==> flow/design.v <==
module interFrameSpace (samplePoint, rst, canRX, frameReady, endOverload, isOverload, isStart);
	input wire samplePoint, rst, canRX, frameReady, endOverload;
	output wire isOverload, isStart;
	parameter bit1_intermission = 0, bit2_intermission = 1, bit3_intermission = 2, bus_idle = 3;
	reg [2:0]state;
	reg isOverload0, isStart0;
	reg endError;
	assign isOverload = isOverload0;
	assign isStart = isStart0;
	always @ (posedge samplePoint) begin
		if (rst) begin
			state <= bus_idle;
			isOverload0 <= 0;
			isStart0 <= 0;
			endError <= 0;
		end else begin
		if (frameReady == 0)begin
			state <= bit1_intermission;
			isOverload0 <= 0;
			isStart0 <= 0;
			if (endOverload)
				endError <= 1;
		end
		if (isOverload) begin
			isOverload0 <= 0;
		end
		if (frameReady == 1 && endOverload == 1) begin
			if (canRX == 1) begin
				state <= bit2_intermission;
				isOverload0 <= 0;
				isStart0 <= 0;
			end else begin
				state <= bit1_intermission;
				isOverload0 <= 1;
				isStart0 <= 0;
			end
		end
		if ((frameReady == 1 && endOverload == 0) || endError == 1) begin
			case (state)
				bit1_intermission:
					if (canRX == 1) begin
						state <= bit2_intermission;
						isOverload0 <= 0;
						isStart0 <= 0;
					end else begin
						state <= bit1_intermission;
						isOverload0 <= 1;
						isStart0 <= 0;
						endError <= 0;
					end
				bit2_intermission:
					if (canRX == 1) begin
						state <= bit3_intermission;
						isOverload0 <= 0;
						isStart0 <= 0;
					end else begin
						state <= bit1_intermission;
						isOverload0 <= 1;
						isStart0 <= 0;
						endError <= 0;
					end
				bit3_intermission:
					if (canRX == 1) begin
						state <= bus_idle;
						isOverload0 <= 0;
						isStart0 <= 0;
					end else begin
						state <= bit1_intermission;
						isOverload0 <= 0;
						isStart0 <= 1;
						endError <= 0;
					end
				bus_idle:
					if (canRX == 1) begin
						state <= bus_idle;
						isOverload0 <= 0;
						isStart0 <= 0;
					end else begin
						state <= bit1_intermission;
						isOverload0 <= 0;
						isStart0 <= 1;
						endError <= 0;
					end
			endcase
		end
		end
	end
endmodule
module overload (samplePoint, rst, canRX, isOverload, isError, endOverload);
	input wire samplePoint, rst, canRX, isOverload, isError;
	output wire endOverload;
	parameter overload_flag = 0, overload_superposition = 1, overload_delimiter = 2;
	reg [1:0]state;
	reg [4:0]count;
	reg endOverload0;
	reg alredyOverError;
	assign endOverload = endOverload0;
	always @ (posedge samplePoint) begin
		if (rst) begin
			state <= overload_flag;
			count <= 0;
			endOverload0 <= 0;
			alredyOverError <= 0;
		end else begin
		if (endOverload0) begin
			endOverload0 <= 0;
		end
		if (isOverload == 1 || isError == 1 || alredyOverError == 1) begin
			case (state)
				overload_flag:  
					if (isOverload == 1 || alredyOverError == 1) begin
						if (canRX == 0) begin 
							if (count == 4) begin
								state <= overload_superposition;
								count <= count + 1;
							end else begin
								alredyOverError <= 1;
								count <= count + 1;
							end
						end else if (canRX == 1) begin
							alredyOverError <= 1;
							count <= 0;
							state <= overload_flag;
						end
					end else if (isError == 1 || alredyOverError == 1) begin
						if (canRX == 0) begin 
							if (count == 5) begin
								state <= overload_superposition;
								count <= count + 1;
							end else begin
								alredyOverError <= 1;
								count <= count + 1;
							end
						end else if (canRX == 1) begin
							alredyOverError <= 1;
							count <= 0;
							state <= overload_flag;
						end
					end
				overload_superposition:
					if (canRX == 0) begin 
						if (count < 11) begin
							count <= count + 1;
						end else begin
							count <= 0;
							state <= overload_flag;
						end
					end else if (canRX == 1) begin
						state <= overload_delimiter;
						count <= 1;
					end
				overload_delimiter:
					if (canRX == 1) begin 
						if (count < 7) begin
							count <= count + 1;
						end else begin
							endOverload0 <= 1;
							alredyOverError <= 0;
							state <= overload_flag;
							count <= 0;
						end
					end else if (canRX == 0) begin
						if (count == 7) begin 
							state <= overload_flag;
							count <= 1;
						end else begin
							count <= 0;
							state <= overload_flag;
						end
					end
			endcase
		end
		end
	end
endmodule
module framecontroller
(
	input	sp, rst, CAN_RX, reset, isStuff, errorFlag,
	output reg BS_onoff,
	output reg [1:0]CRCtype,
	output reg BRS_Stop,
	output reg invalidBit,
	output reg  CRCcalc_on,
	output reg  CRCtime, 
	output reg ackValue,
	output reg  RTR_SRR,
	output reg  IDE,
	output reg 	EDL,
	output reg  BRS,
	output reg RTR_r1,
	output reg frameReady
);
	parameter arbID_st = 0, RTR_SRR_st = 1, IDE0_st = 2, IDE1_st = 3, r0_EDL_st = 4;
	parameter extID_st = 5, extRTR_st = 6, r1_EDL_st = 7, r0_FD_st = 8, BRS_st = 9;
	parameter ESI_st = 10, DLC_st = 11, data_st = 12, crc15_st = 13, crc17_st = 14;
	parameter crc21_st = 15, crcDel_st = 16, ack_st = 17, ackDel_st = 18, eof_st = 19;
	parameter ready_st = 20, error_st = 21;
	reg		[4:0]state;
	reg		[9:0]cont;
	reg		[6:0]dlc;
	reg		FD;
	reg		bitlido;
	reg		frameReady_v;
	always @ (posedge sp) begin
		if (rst) begin
			state <= ready_st;
			cont = 0;
			dlc = 0;
			FD = 0;
			BS_onoff = 0;
			CRCtype = 0;
			CRCtime = 0;
			CRCcalc_on = 0;
			BRS_Stop = 0;
			invalidBit = 0;
			ackValue = 0;
			RTR_SRR = 0;
			IDE = 0;
			EDL = 0;
			BRS = 0;
			RTR_r1 = 0;
			frameReady_v = 1;
		end
		else
		if (reset) begin
			state <= arbID_st;
			cont = 1;
			dlc = 0;
			FD = 0;
			BS_onoff = 0;
			CRCtype = 0;
			CRCtime = 0;
			CRCcalc_on = 0;
			BRS_Stop = 0;
			invalidBit = 0;
			ackValue = 0;
			RTR_SRR = 0;
			IDE = 0;
			EDL = 0;
			BRS = 0;
			RTR_r1 = 0;
			frameReady_v = 0;
			BS_onoff = 1;
			CRCcalc_on = 1;
			if(errorFlag)
			begin
				state <= error_st;
			end
		end
		else
		if (~isStuff) begin
			case (state)
				arbID_st:  
					begin
						if(cont < 10)
						begin
							cont = cont +1;
						end
						else
						begin
							state <= RTR_SRR_st;
						end
					end
				RTR_SRR_st:  
					begin
						RTR_SRR = CAN_RX;
						if (CAN_RX)
						begin
							state <= IDE1_st;
						end
						else
						begin
							state <= IDE0_st;
						end
					end
				IDE0_st:
					begin
					IDE = CAN_RX;
					if(~CAN_RX)
						begin
							state <= r0_EDL_st;
						end
					else
						begin
							state <= error_st;
						end
					end
				IDE1_st:
					begin
					IDE = CAN_RX;
					if (CAN_RX)
						begin
							cont = 0;
							state <= extID_st;
						end
						else
						begin
							state <= r0_EDL_st;
						end
					end
				extID_st:
					if (cont < 17)
					begin
						cont = cont + 1;
					end
					else
					begin
						state <= extRTR_st;
					end
				extRTR_st:
					begin
						RTR_r1 = CAN_RX;
						state <= r1_EDL_st;
					end
				r1_EDL_st:
					begin
						EDL = CAN_RX;
						if (CAN_RX)
						begin
							state <= r0_FD_st;
						end
						else
						begin
							state <= r0_EDL_st;
						end
					end
				r0_EDL_st:
					begin
						EDL = CAN_RX;
						if (CAN_RX)
						begin
							state <= r0_FD_st;
						end
						else
						begin
							cont = 0;
							state <= DLC_st;
						end
					end
				r0_FD_st:
					if(~CAN_RX)
					begin
						FD = 1;
						state <= BRS_st;
					end
					else
					begin
						state <= error_st;
					end
				BRS_st:
					begin
						BRS = CAN_RX;
						BRS_Stop = CAN_RX;
						state <= ESI_st;
					end
				ESI_st:
					begin
						cont = 0;
						state <= DLC_st;
					end
				DLC_st: 
					begin
						dlc = dlc << 1;
						dlc = dlc + CAN_RX;
						cont = cont + 1;
						bitlido = CAN_RX;
						if (cont == 4  && dlc != 0) 
						begin
							cont = 0;
							if(dlc > 8 && FD == 0)
							begin
								dlc = 8;
							end
							else if(dlc > 8)
							begin
								case(dlc)
									9:
										dlc = 12;
									10:
										dlc = 16;
									11:
										dlc = 20;
									12:
										dlc = 24;
									13:
										dlc = 32;
									14:
										dlc = 48;
									15:
										dlc = 64;
								endcase
							end
							state <= data_st;
						end
						else if(cont == 4 && dlc == 0)
						begin
							cont =0;
							if(FD == 0)
							begin
								state <= crc15_st;
							end
							else if(dlc <= 16)
							begin
								state <= crc17_st;
							end
							else
							begin
								state <= crc21_st;
							end
						end
					end
				data_st:
					begin
						if(FD)
							begin
								BRS_Stop = 1;
							end
						cont = cont + 1;
						if (cont==8*dlc)  
						begin
							if(FD == 0)
							begin
								cont = 0;
								state <= crc15_st;
							end
							else if(dlc <= 16)
							begin
								cont = 0;
								state <= crc17_st;
							end
							else
							begin
								cont = 0;
								state <= crc21_st;
							end
						end
					end
				crc15_st:
					begin
						CRCcalc_on =0;
						CRCtime = 1;
						CRCtype = 1;
						cont = cont +1;
						if (cont==15)
						begin
							state <= crcDel_st;
						end
					end
				crc17_st:
					begin
						CRCcalc_on =0;
						CRCtime = 1;
						CRCtype = 2;
						cont = cont +1;
						if (cont==17)
						begin
							state <= crcDel_st;
						end
					end
				crc21_st:
					begin
						CRCcalc_on =0;
						CRCtime = 1;
						CRCtype = 3;
						cont = cont +1;
						if (cont==21)
						begin
							state <= crcDel_st;
						end
					end
				crcDel_st:
					begin
						CRCtime = 0;
						CRCtype = 0;
						BS_onoff = 0;
						BRS_Stop = 0;
						if(CAN_RX)
						begin
							state <= ack_st;
						end
						else
						begin
							state <= error_st;
						end
					end
				ack_st:
					state <= ackDel_st;
				ackDel_st:
					if(CAN_RX)
					begin
						cont = 0;
						state <= eof_st;
					end
					else
					begin
						state <= error_st;
					end
				eof_st:
					begin
						cont = cont +1;
						if(cont==7)
						begin
							frameReady_v = 1;
							state <= ready_st;
						end
					end
				ready_st:
					begin
						frameReady_v = 1;
						state <= ready_st;
					end
				error_st:
					begin
						cont = 0;
						dlc = 0;
						FD = 0;
					end
			endcase
		end
		frameReady <= frameReady_v;
	end
endmodule
module DatavsRemote(
RTR_SRR,
IDE,
RTR_r1,
isRemote
);
	input RTR_SRR, IDE, RTR_r1;
	output isRemote;
	assign isRemote = RTR_SRR & (IDE ~^ RTR_r1);
endmodule
module frameSize
(
	input	sp, rst, isStuff, reset,
	output reg [9:0] size
);
	always @ (posedge sp) begin
		if (rst)
			begin
				size <= 10'b0;
			end
		else if (reset)
			begin
				size <= 10'b1;
			end
		else if (~isStuff)
			begin
				size <= size + 1;
			end
	end
endmodule
module frameStorage
(
	input	sp, rst, CAN_RX, isStuff, reset,
	output reg [150:0] frame
);
	always @ (posedge sp) begin
		if (rst)
			begin
				frame = 0;
			end
		else if (reset)
			begin
				frame = 0;
				frame = frame << 1;
				frame = frame + CAN_RX;
			end
		else if (~isStuff)
			begin
				frame = frame << 1;
				frame = frame + CAN_RX;
			end
	end
endmodule
module frameMakerTop (samplePoint, reset, canRX, isError, isStuff, endOverload, BS_onoff, CRCtype, BRS_Stop, invalidBit, CRCcalc_on, CRCtime, ackValue, IDE, EDL, BRS, isRemote, size, frame, frameReady, isStart);
	input wire samplePoint, reset, canRX, isError, isStuff;
	output wire endOverload, BS_onoff, BRS_Stop, invalidBit, CRCcalc_on, CRCtime, ackValue, IDE, EDL, BRS, isRemote, frameReady, isStart;
	output wire [1:0] CRCtype;
	output wire [9:0] size;
	output wire [150:0] frame;
	wire isOverloadFromInterframe, RTR_SRR, RTR_r1;
	interFrameSpace ifs (samplePoint, reset, canRX, frameReady, endOverload, isOverloadFromInterframe, isStart);
	overload ov (samplePoint, reset, canRX, isOverloadFromInterframe, isError, endOverload);
	framecontroller fc (samplePoint, reset, canRX, isStart, isStuff, isError, BS_onoff, CRCtype, BRS_Stop, invalidBit, CRCcalc_on, CRCtime, ackValue, RTR_SRR, IDE, EDL, BRS, RTR_r1, frameReady);
	DatavsRemote dr (RTR_SRR, IDE, RTR_r1, isRemote);
	frameSize fsz (samplePoint, reset, isStuff, isStart, size);
	frameStorage fst (samplePoint, reset, canRX, isStuff, isStart, frame);
endmodule
# --- Tool chain data of frameMakerTop ---
# Tool output for the design above before and after an edit, in the order of the flow.
# Lines under "before" count in the file above, lines under "after" in the edited file.
# "diff": "after" minus "before" as printed here. "change_rel_pct": 100 x difference / "before".
# Operators: Yosys type, input widths -> output width; for muxes data width and select width s.
inputs:
  design: "frameMakerTop"
  clock_port: "samplePoint"
  library: "sky130hd"
  lib_corner: "tt_025C_1v80"

# --- Edit of the RTL ---
# Unified diff, file above to edited file.
# This change comes from a script, not from a designer. The edited design behaves differently; no optimisation was intended.
# begin of diff
@@ -582,5 +582,8 @@
 	wire isOverloadFromInterframe, RTR_SRR, RTR_r1;
 	interFrameSpace ifs (samplePoint, reset, canRX, frameReady, endOverload, isOverloadFromInterframe, isStart);
-	overload ov (samplePoint, reset, canRX, isOverloadFromInterframe, isError, endOverload);
+	wire endOverload_0, endOverload_1;
+	overload ov (samplePoint, reset, canRX, isOverloadFromInterframe, isError, endOverload_0);
+	overload ov_alt (samplePoint, reset, canRX, ~isOverloadFromInterframe, isError, endOverload_1);
+	assign endOverload = endOverload_0 ^ endOverload_1;
 	framecontroller fc (samplePoint, reset, canRX, isStart, isStuff, isError, BS_onoff, CRCtype, BRS_Stop, invalidBit, CRCcalc_on, CRCtime, ackValue, RTR_SRR, IDE, EDL, BRS, RTR_r1, frameReady);
 	DatavsRemote dr (RTR_SRR, IDE, RTR_r1, isRemote);
# end of diff

# --- Word level ---
# Yosys after proc, flatten, opt, wreduce and memory -nomap, before mapping. Memory bits, and registers merged into a memory's read port (data or address), are not among the register bits. Print and check cells are not counted.
classes:
  columns: ["item", "before", "after", "diff", "change_rel_pct"]
  rows:
  - ["logic", 8, 12, 4, 50.00]
  - ["cmp", 7, 9, 2, 28.57]
  - ["n_addsub", 5, 6, 1, 20.00]
  - ["reduce_logical", 58, 69, 11, 18.97]
  - ["eq_ne", 70, 84, 14, 20.00]
  - ["n_mux", 110, 140, 30, 27.27]
ops:
  columns: ["op", "before", "after", "diff", "change_rel_pct"]
  rows:
  - ["$mux 1", 43, 53, 10, 23.26]
  - ["$mux 2", 13, 23, 10, 76.92]
  - ["$mux 5", 23, 30, 7, 30.43]
  - ["$logic_or 1x1->1", 5, 9, 4, 80.00]
  - ["$eq 5x3->1 const B", 7, 10, 3, 42.86]
  - ["$not 1->1", 6, 9, 3, 50.00]
  - ["$ne 3x3->1 const B", 5, 7, 2, 40.00]
  - ["$ne 2x2->1 const B", 4, 6, 2, 50.00]
  - ["$ne 4x4->1 const B", 2, 4, 2, 100.00]
  - ["$reduce_and 7->1", 2, 4, 2, 100.00]
  - ["$pmux 1 s2", 6, 7, 1, 16.67]
  - ["$reduce_bool 2->1", 6, 7, 1, 16.67]
  - ["$reduce_and 3->1", 4, 5, 1, 25.00]
  - ["$reduce_bool 3->1", 3, 4, 1, 33.33]
  - ["$reduce_or 4->1", 3, 4, 1, 33.33]
  - ["$ne 3x1->1 const B", 2, 3, 1, 50.00]
  - ["$ne 4x2->1 const B", 2, 3, 1, 50.00]
  - ["$add 5x1->5 const B", 1, 2, 1, 100.00]
  - ["$eq 2x1->1 const B", 1, 2, 1, 100.00]
  - ["$eq 2x2->1 const B", 1, 2, 1, 100.00]
  - ["$logic_not 2->1", 1, 2, 1, 100.00]
  - ["$lt 5x3->1 const B", 1, 2, 1, 100.00]
  - ["$lt 5x4->1 const B", 1, 2, 1, 100.00]
  - ["$ne 4x3->1 const B", 1, 2, 1, 100.00]
  - ["$pmux 2 s3", 1, 2, 1, 100.00]
  - ["$pmux 5 s3", 1, 2, 1, 100.00]
  - ["$xor 1x1->1", 0, 1, 1, null]
# Operator kinds equal on both sides are left out: 47.
bits:
  columns: ["item", "before", "after", "diff", "change_rel_pct"]
  rows:
  - ["elab_cells", 286, 352, 66, 23.08]
  - ["ff_bits", 211, 220, 9, 4.27]
  - ["out_inout_bits", 176, 176, 0, 0.00]

# --- Logic depth ---
# Yosys ltp: most cells in a row. Word level: on the elaborated netlist, between registers, memories and ports. Mapped: between sequential cells and ports; inverters and the memories' decode and read muxes count.
logic_depth:
  columns: ["item", "before", "after", "diff", "change_rel_pct"]
  rows:
  - ["word_depth", 9, 9, 0, 0.00]
  - ["ABC_AREA", "1", "1", null, null]
  - ["mapped_depth", 15, 15, 0, 0.00]
  - ["depth_no_buf", 15, 15, 0, 0.00]

# --- Netlist ---
# The flow's flattened synthesis, as Yosys stat reports it; memories are mapped. The netlist is that of the ABC_AREA named above (0 if unset); the other value can give another one.
types:
  columns: ["cell_type", "before", "after", "diff", "change_rel_pct"]
  rows:
  - ["sky130_fd_sc_hd__nand2_1", 439, 454, 15, 3.42]
  - ["sky130_fd_sc_hd__dfxtp_1", 230, 240, 10, 4.35]
  - ["sky130_fd_sc_hd__inv_1", 92, 101, 9, 9.78]
  - ["sky130_fd_sc_hd__o21ai_0", 44, 52, 8, 18.18]
  - ["sky130_fd_sc_hd__nand2_2", 7, 15, 8, 114.29]
  - ["sky130_fd_sc_hd__nor3_1", 13, 20, 7, 53.85]
  - ["sky130_fd_sc_hd__nand3_1", 61, 66, 5, 8.20]
  - ["sky130_fd_sc_hd__o211ai_1", 9, 4, -5, -55.56]
  - ["sky130_fd_sc_hd__a21oi_2", 2, 7, 5, 250.00]
  - ["sky130_fd_sc_hd__o21ai_1", 3, 7, 4, 133.33]
  - ["sky130_fd_sc_hd__inv_2", 2, 6, 4, 200.00]
  - ["sky130_fd_sc_hd__o31ai_1", 1, 5, 4, 400.00]
  - ["sky130_fd_sc_hd__ha_1", 8, 11, 3, 37.50]
  - ["sky130_fd_sc_hd__nor2_2", 3, 6, 3, 100.00]
  - ["sky130_fd_sc_hd__or2_2", 3, 0, -3, -100.00]
  - ["sky130_fd_sc_hd__buf_1", 1, 4, 3, 300.00]
  - ["sky130_fd_sc_hd__nand2_4", 0, 3, 3, null]
  - ["sky130_fd_sc_hd__nand3_2", 0, 3, 3, null]
# Cell types equal on both sides are left out: 8.
# The list need not be complete.
synth_totals:
  columns: ["item", "before", "after", "diff", "change_rel_pct"]
  rows:
  - ["ffs", 230, 240, 10, 4.35]
  - ["mapped_cells", 1309, 1411, 102, 7.79]
  - ["yosys_area_um2", 9401.5, 10213.5, 812.0, 8.64]
  - ["seq_area_um2", 4604.4, 4804.6, 200.2, 4.35]

# --- Worst setup path after synthesis ---
# Source: OpenSTA report_checks on the synthesized netlist (no wires, ideal clock, input and output delay 20% of the period each), path of least setup slack; recovery checks are left aside. Register names are those of the netlist, which keeps one name where synthesis merged equal registers.
synth_timing:
  columns: ["item", "before", "after", "diff", "change_rel_pct"]
  rows:
  - ["path_kind", "input to register", "input to register", null, null]
  - ["start", "input port isStuff", "input port isStuff", null, null]
  - ["end", "register fc.state", "register fc.cont[9]", null, null]
  - ["driving_pins", 9, 9, 0, 0.00]
  - ["period_ns", 5.0, 5.0, 0.0, 0.00]
  - ["input_delay_ns", 1.000, 1.000, 0.000, 0.00]
  - ["n_path_buf", 2, 2, 0, 0.00]
  - ["launch_ns", 1.000, 1.000, 0.000, 0.00]
  - ["setup_time_ns", 0.079, 0.070, -0.009, null]
  - ["path_slack_ns", 2.721, 2.763, 0.042, null]
  - ["t_required_ns", 4.921, 4.930, 0.009, 0.18]
  - ["t_arrival_ns", 2.200, 2.167, -0.033, -1.50]
  - ["delay_ns", 1.279, 1.237, -0.042, -3.28]
  - ["synth_period_reached_ns", 2.279, 2.237, -0.042, -1.84]
# "delay_ns" is the arrival time less input delay plus setup time.
# "driving_pins" counts driving pins, that of a launching flip-flop among them; a cell with two outputs on the path counts twice.
# "synth_period_reached_ns" is the clock period less the worst setup slack; recovery checks do not enter. This is arithmetic on one report: input and output delays are still those of the set period (20% each).
# Where an end lacks its bit number, it is one bit of the signal, or one of the new flip-flops if synthesis recoded a state register.
# Between the ends stands the longest chain of elaborated cells between them, by number of cells; it is not shown to be the way that was timed. Of several equally long chains one is given.
# Each line given opens the expression or statement behind the cell; cells for indexed reads and writes are added by Yosys, which also makes memories of some case tables.
# A register here has more assigning lines than the two given.
synth_between_before:
  path_cell_list: "sky130_fd_sc_hd__buf_2 > sky130_fd_sc_hd__nor2_1 > sky130_fd_sc_hd__inv_1 > sky130_fd_sc_hd__nor2_1 > sky130_fd_sc_hd__inv_1 > sky130_fd_sc_hd__clkbuf_1 > sky130_fd_sc_hd__nor2_1 > sky130_fd_sc_hd__nand3_1 > sky130_fd_sc_hd__o211ai_1"
  elab_chain_len: 2
synth_lines_before:
  columns: ["item", "line_no", "text"]
  rows:
  - ["from (decl)", 577, "input wire samplePoint, reset, canRX, isError, isStuff;"]
  - ["$mux 5", 251, "if (~isStuff) begin"]
  - ["$mux 5", 225, "if (reset) begin"]
  - ["to (assign)", 206, "state <= ready_st;"]
  - ["to (assign)", 226, "state <= arbID_st;"]
  - ["to (decl)", 198, "reg [4:0]state;"]
synth_between_after:
  path_cell_list: "sky130_fd_sc_hd__buf_2 > sky130_fd_sc_hd__inv_2 > sky130_fd_sc_hd__o21ai_0 > sky130_fd_sc_hd__nor3_1 > sky130_fd_sc_hd__nand3_2 > sky130_fd_sc_hd__inv_1 > sky130_fd_sc_hd__buf_4 > sky130_fd_sc_hd__o21ai_0 > sky130_fd_sc_hd__a21oi_1"
  elab_chain_len: 2
synth_lines_after:
  columns: ["item", "line_no", "text"]
  rows:
  - ["from (decl)", 577, "input wire samplePoint, reset, canRX, isError, isStuff;"]
  - ["$not 1->1", null, null]
  - ["$reduce_and 6->1", null, null]
  - ["to (assign)", 257, "cont = cont +1;"]
  - ["to (assign)", 304, "cont = cont + 1;"]
  - ["to (decl)", 199, "reg [9:0]cont;"]

# --- Timing after layout ---
# Path of least setup slack in the final report of the runs of set A (OpenROAD, finished layout, wires in). Where an end is a register, its clock arrival counts in the times.
layout_timing:
  columns: ["item", "before", "after", "diff", "change_rel_pct"]
  rows:
  - ["path_kind", "input to register", "input to register", null, null]
  - ["start", "input port canRX", "input port canRX", null, null]
  - ["end", "register fc.cont[1]", "register fc.cont[5]", null, null]
  - ["setup_time_ns", 0.13, 0.06, -0.07, null]
  - ["t_required_ns", 5.37, 5.45, 0.08, 1.49]
  - ["path_slack_ns", 2.06, 1.88, -0.18, null]
  - ["input_delay_ns", 1.00, 1.00, 0.00, 0.00]
  - ["t_arrival_ns", 3.31, 3.57, 0.26, 7.85]
  - ["period_ns", 5.0, 5.0, 0.0, 0.00]
  - ["launch_ns", 1.00, 1.00, 0.00, 0.00]
  - ["driving_pins", 10, 9, -1, -10.00]
  - ["n_path_buf", 3, 2, -1, -33.33]
# Between the ends stands the longest chain of elaborated cells between them, by number of cells; it is not shown to be the way that was timed. Of several equally long chains one is given.
# A register here has more assigning lines than the two given.
layout_between_before:
  path_cell_list: "sky130_fd_sc_hd__clkdlybuf4s50_1 > sky130_fd_sc_hd__buf_4 > sky130_fd_sc_hd__clkinv_1 > sky130_fd_sc_hd__buf_4 > sky130_fd_sc_hd__o211ai_1 > sky130_fd_sc_hd__a21oi_1 > sky130_fd_sc_hd__nand3_1 > sky130_fd_sc_hd__inv_1 > sky130_fd_sc_hd__o21ai_0 > sky130_fd_sc_hd__a21oi_1"
  elab_chain_len: 6
layout_lines_before:
  columns: ["item", "line_no", "text"]
  rows:
  - ["from (decl)", 577, "input wire samplePoint, reset, canRX, isError, isStuff;"]
  - ["$add 7x1->7", 364, "dlc = dlc + CAN_RX;"]
  - ["$logic_not 7->1", 395, "else if(cont == 4 && dlc == 0)"]
  - ["$logic_and 1x1->1", 395, null]
  - ["$mux 10", 395, null]
  - ["$mux 10", 367, "if (cont == 4 && dlc != 0)"]
  - ["$pmux 10 s8", 252, "case (state)"]
  - ["to (assign)", 257, "cont = cont +1;"]
  - ["to (assign)", 304, "cont = cont + 1;"]
  - ["to (decl)", 199, "reg [9:0]cont;"]
layout_between_after:
  path_cell_list: "sky130_fd_sc_hd__clkdlybuf4s50_1 > sky130_fd_sc_hd__buf_4 > sky130_fd_sc_hd__inv_1 > sky130_fd_sc_hd__o21ai_0 > sky130_fd_sc_hd__nor3_1 > sky130_fd_sc_hd__nand3_2 > sky130_fd_sc_hd__inv_1 > sky130_fd_sc_hd__o21ai_0 > sky130_fd_sc_hd__a21oi_2"
  elab_chain_len: 6
layout_lines_after:
  columns: ["item", "line_no", "text"]
  rows:
  - ["from (decl)", 577, "input wire samplePoint, reset, canRX, isError, isStuff;"]
  - ["$add 7x1->7", 364, "dlc = dlc + CAN_RX;"]
  - ["$logic_not 7->1", 395, "else if(cont == 4 && dlc == 0)"]
  - ["$logic_and 1x1->1", 395, null]
  - ["$mux 10", 395, null]
  - ["$mux 10", 367, "if (cont == 4 && dlc != 0)"]
  - ["$pmux 10 s8", 252, "case (state)"]
  - ["to (assign)", 257, "cont = cont +1;"]
  - ["to (assign)", 304, "cont = cont + 1;"]
  - ["to (decl)", 199, "reg [9:0]cont;"]

# --- Measured runs ---
# Runs of the flow (Yosys, OpenROAD) on both versions; the two runs of a pair have the same settings. The constraints put input and output delay at 20% of the set period each and load the outputs with 0.01 pF.
settings_set_A:
  ABC_AREA: 1
  CORE_UTILIZATION: 40
  period_ns: 5.0
  CAP_MARGIN: 20
  CORE_MARGIN: 2
  SLEW_MARGIN: 20
measured_set_A:
  columns: ["item", "before", "after", "diff", "change_rel_pct"]
  rows:
  - ["finalUtil_pct", 52.8, 52.1, -0.7, null]
  - ["achievedPeriod_ns", 2.935, 3.118, 0.183, 6.24]
  - ["total_negative_slack_ns", 0.000, 0.000, 0.000, null]
  - ["post_synth_area_um2", 9401.5, 10213.5, 812.0, 8.64]
  - ["cell_area_final_um2", 12280.5, 13077.5, 797.0, 6.49]
  - ["fin_ws_ns", 2.065, 1.882, -0.183, null]
  - ["dieArea_um2", 24746.4, 26828.8, 2082.4, 8.41]
settings_set_B:
  ABC_AREA: 1
  CORE_ASPECT_RATIO: 1.11
  CORE_UTILIZATION: 45
  MAX_ROUTING_LAYER: "met5"
  MIN_ROUTING_LAYER: "met2"
  PLACE_DENSITY_LB_ADDON: 0.02
  SETUP_SLACK_MARGIN: -0.08
  period_ns: 2.01
  CAP_MARGIN: 20
  CORE_MARGIN: 2
  SLEW_MARGIN: 20
measured_set_B:
  columns: ["item", "before", "after", "diff", "change_rel_pct"]
  rows:
  - ["finalUtil_pct", 62.7, 61.7, -1.0, null]
  - ["achievedPeriod_ns", 1.958, 2.017, 0.059, 3.01]
  - ["total_negative_slack_ns", 0.000, -0.007, -0.007, null]
  - ["post_synth_area_um2", 9401.5, 10213.5, 812.0, 8.64]
  - ["cell_area_final_um2", 12808.5, 13873.3, 1064.8, 8.31]
  - ["fin_ws_ns", 0.052, -0.007, -0.059, null]
  - ["dieArea_um2", 22065.9, 23919.8, 1853.9, 8.40]
# "achievedPeriod_ns" is the run's clock period less its worst setup slack. It is reckoned from that one timing run; input and output delays stay at 20% of the period that was set.
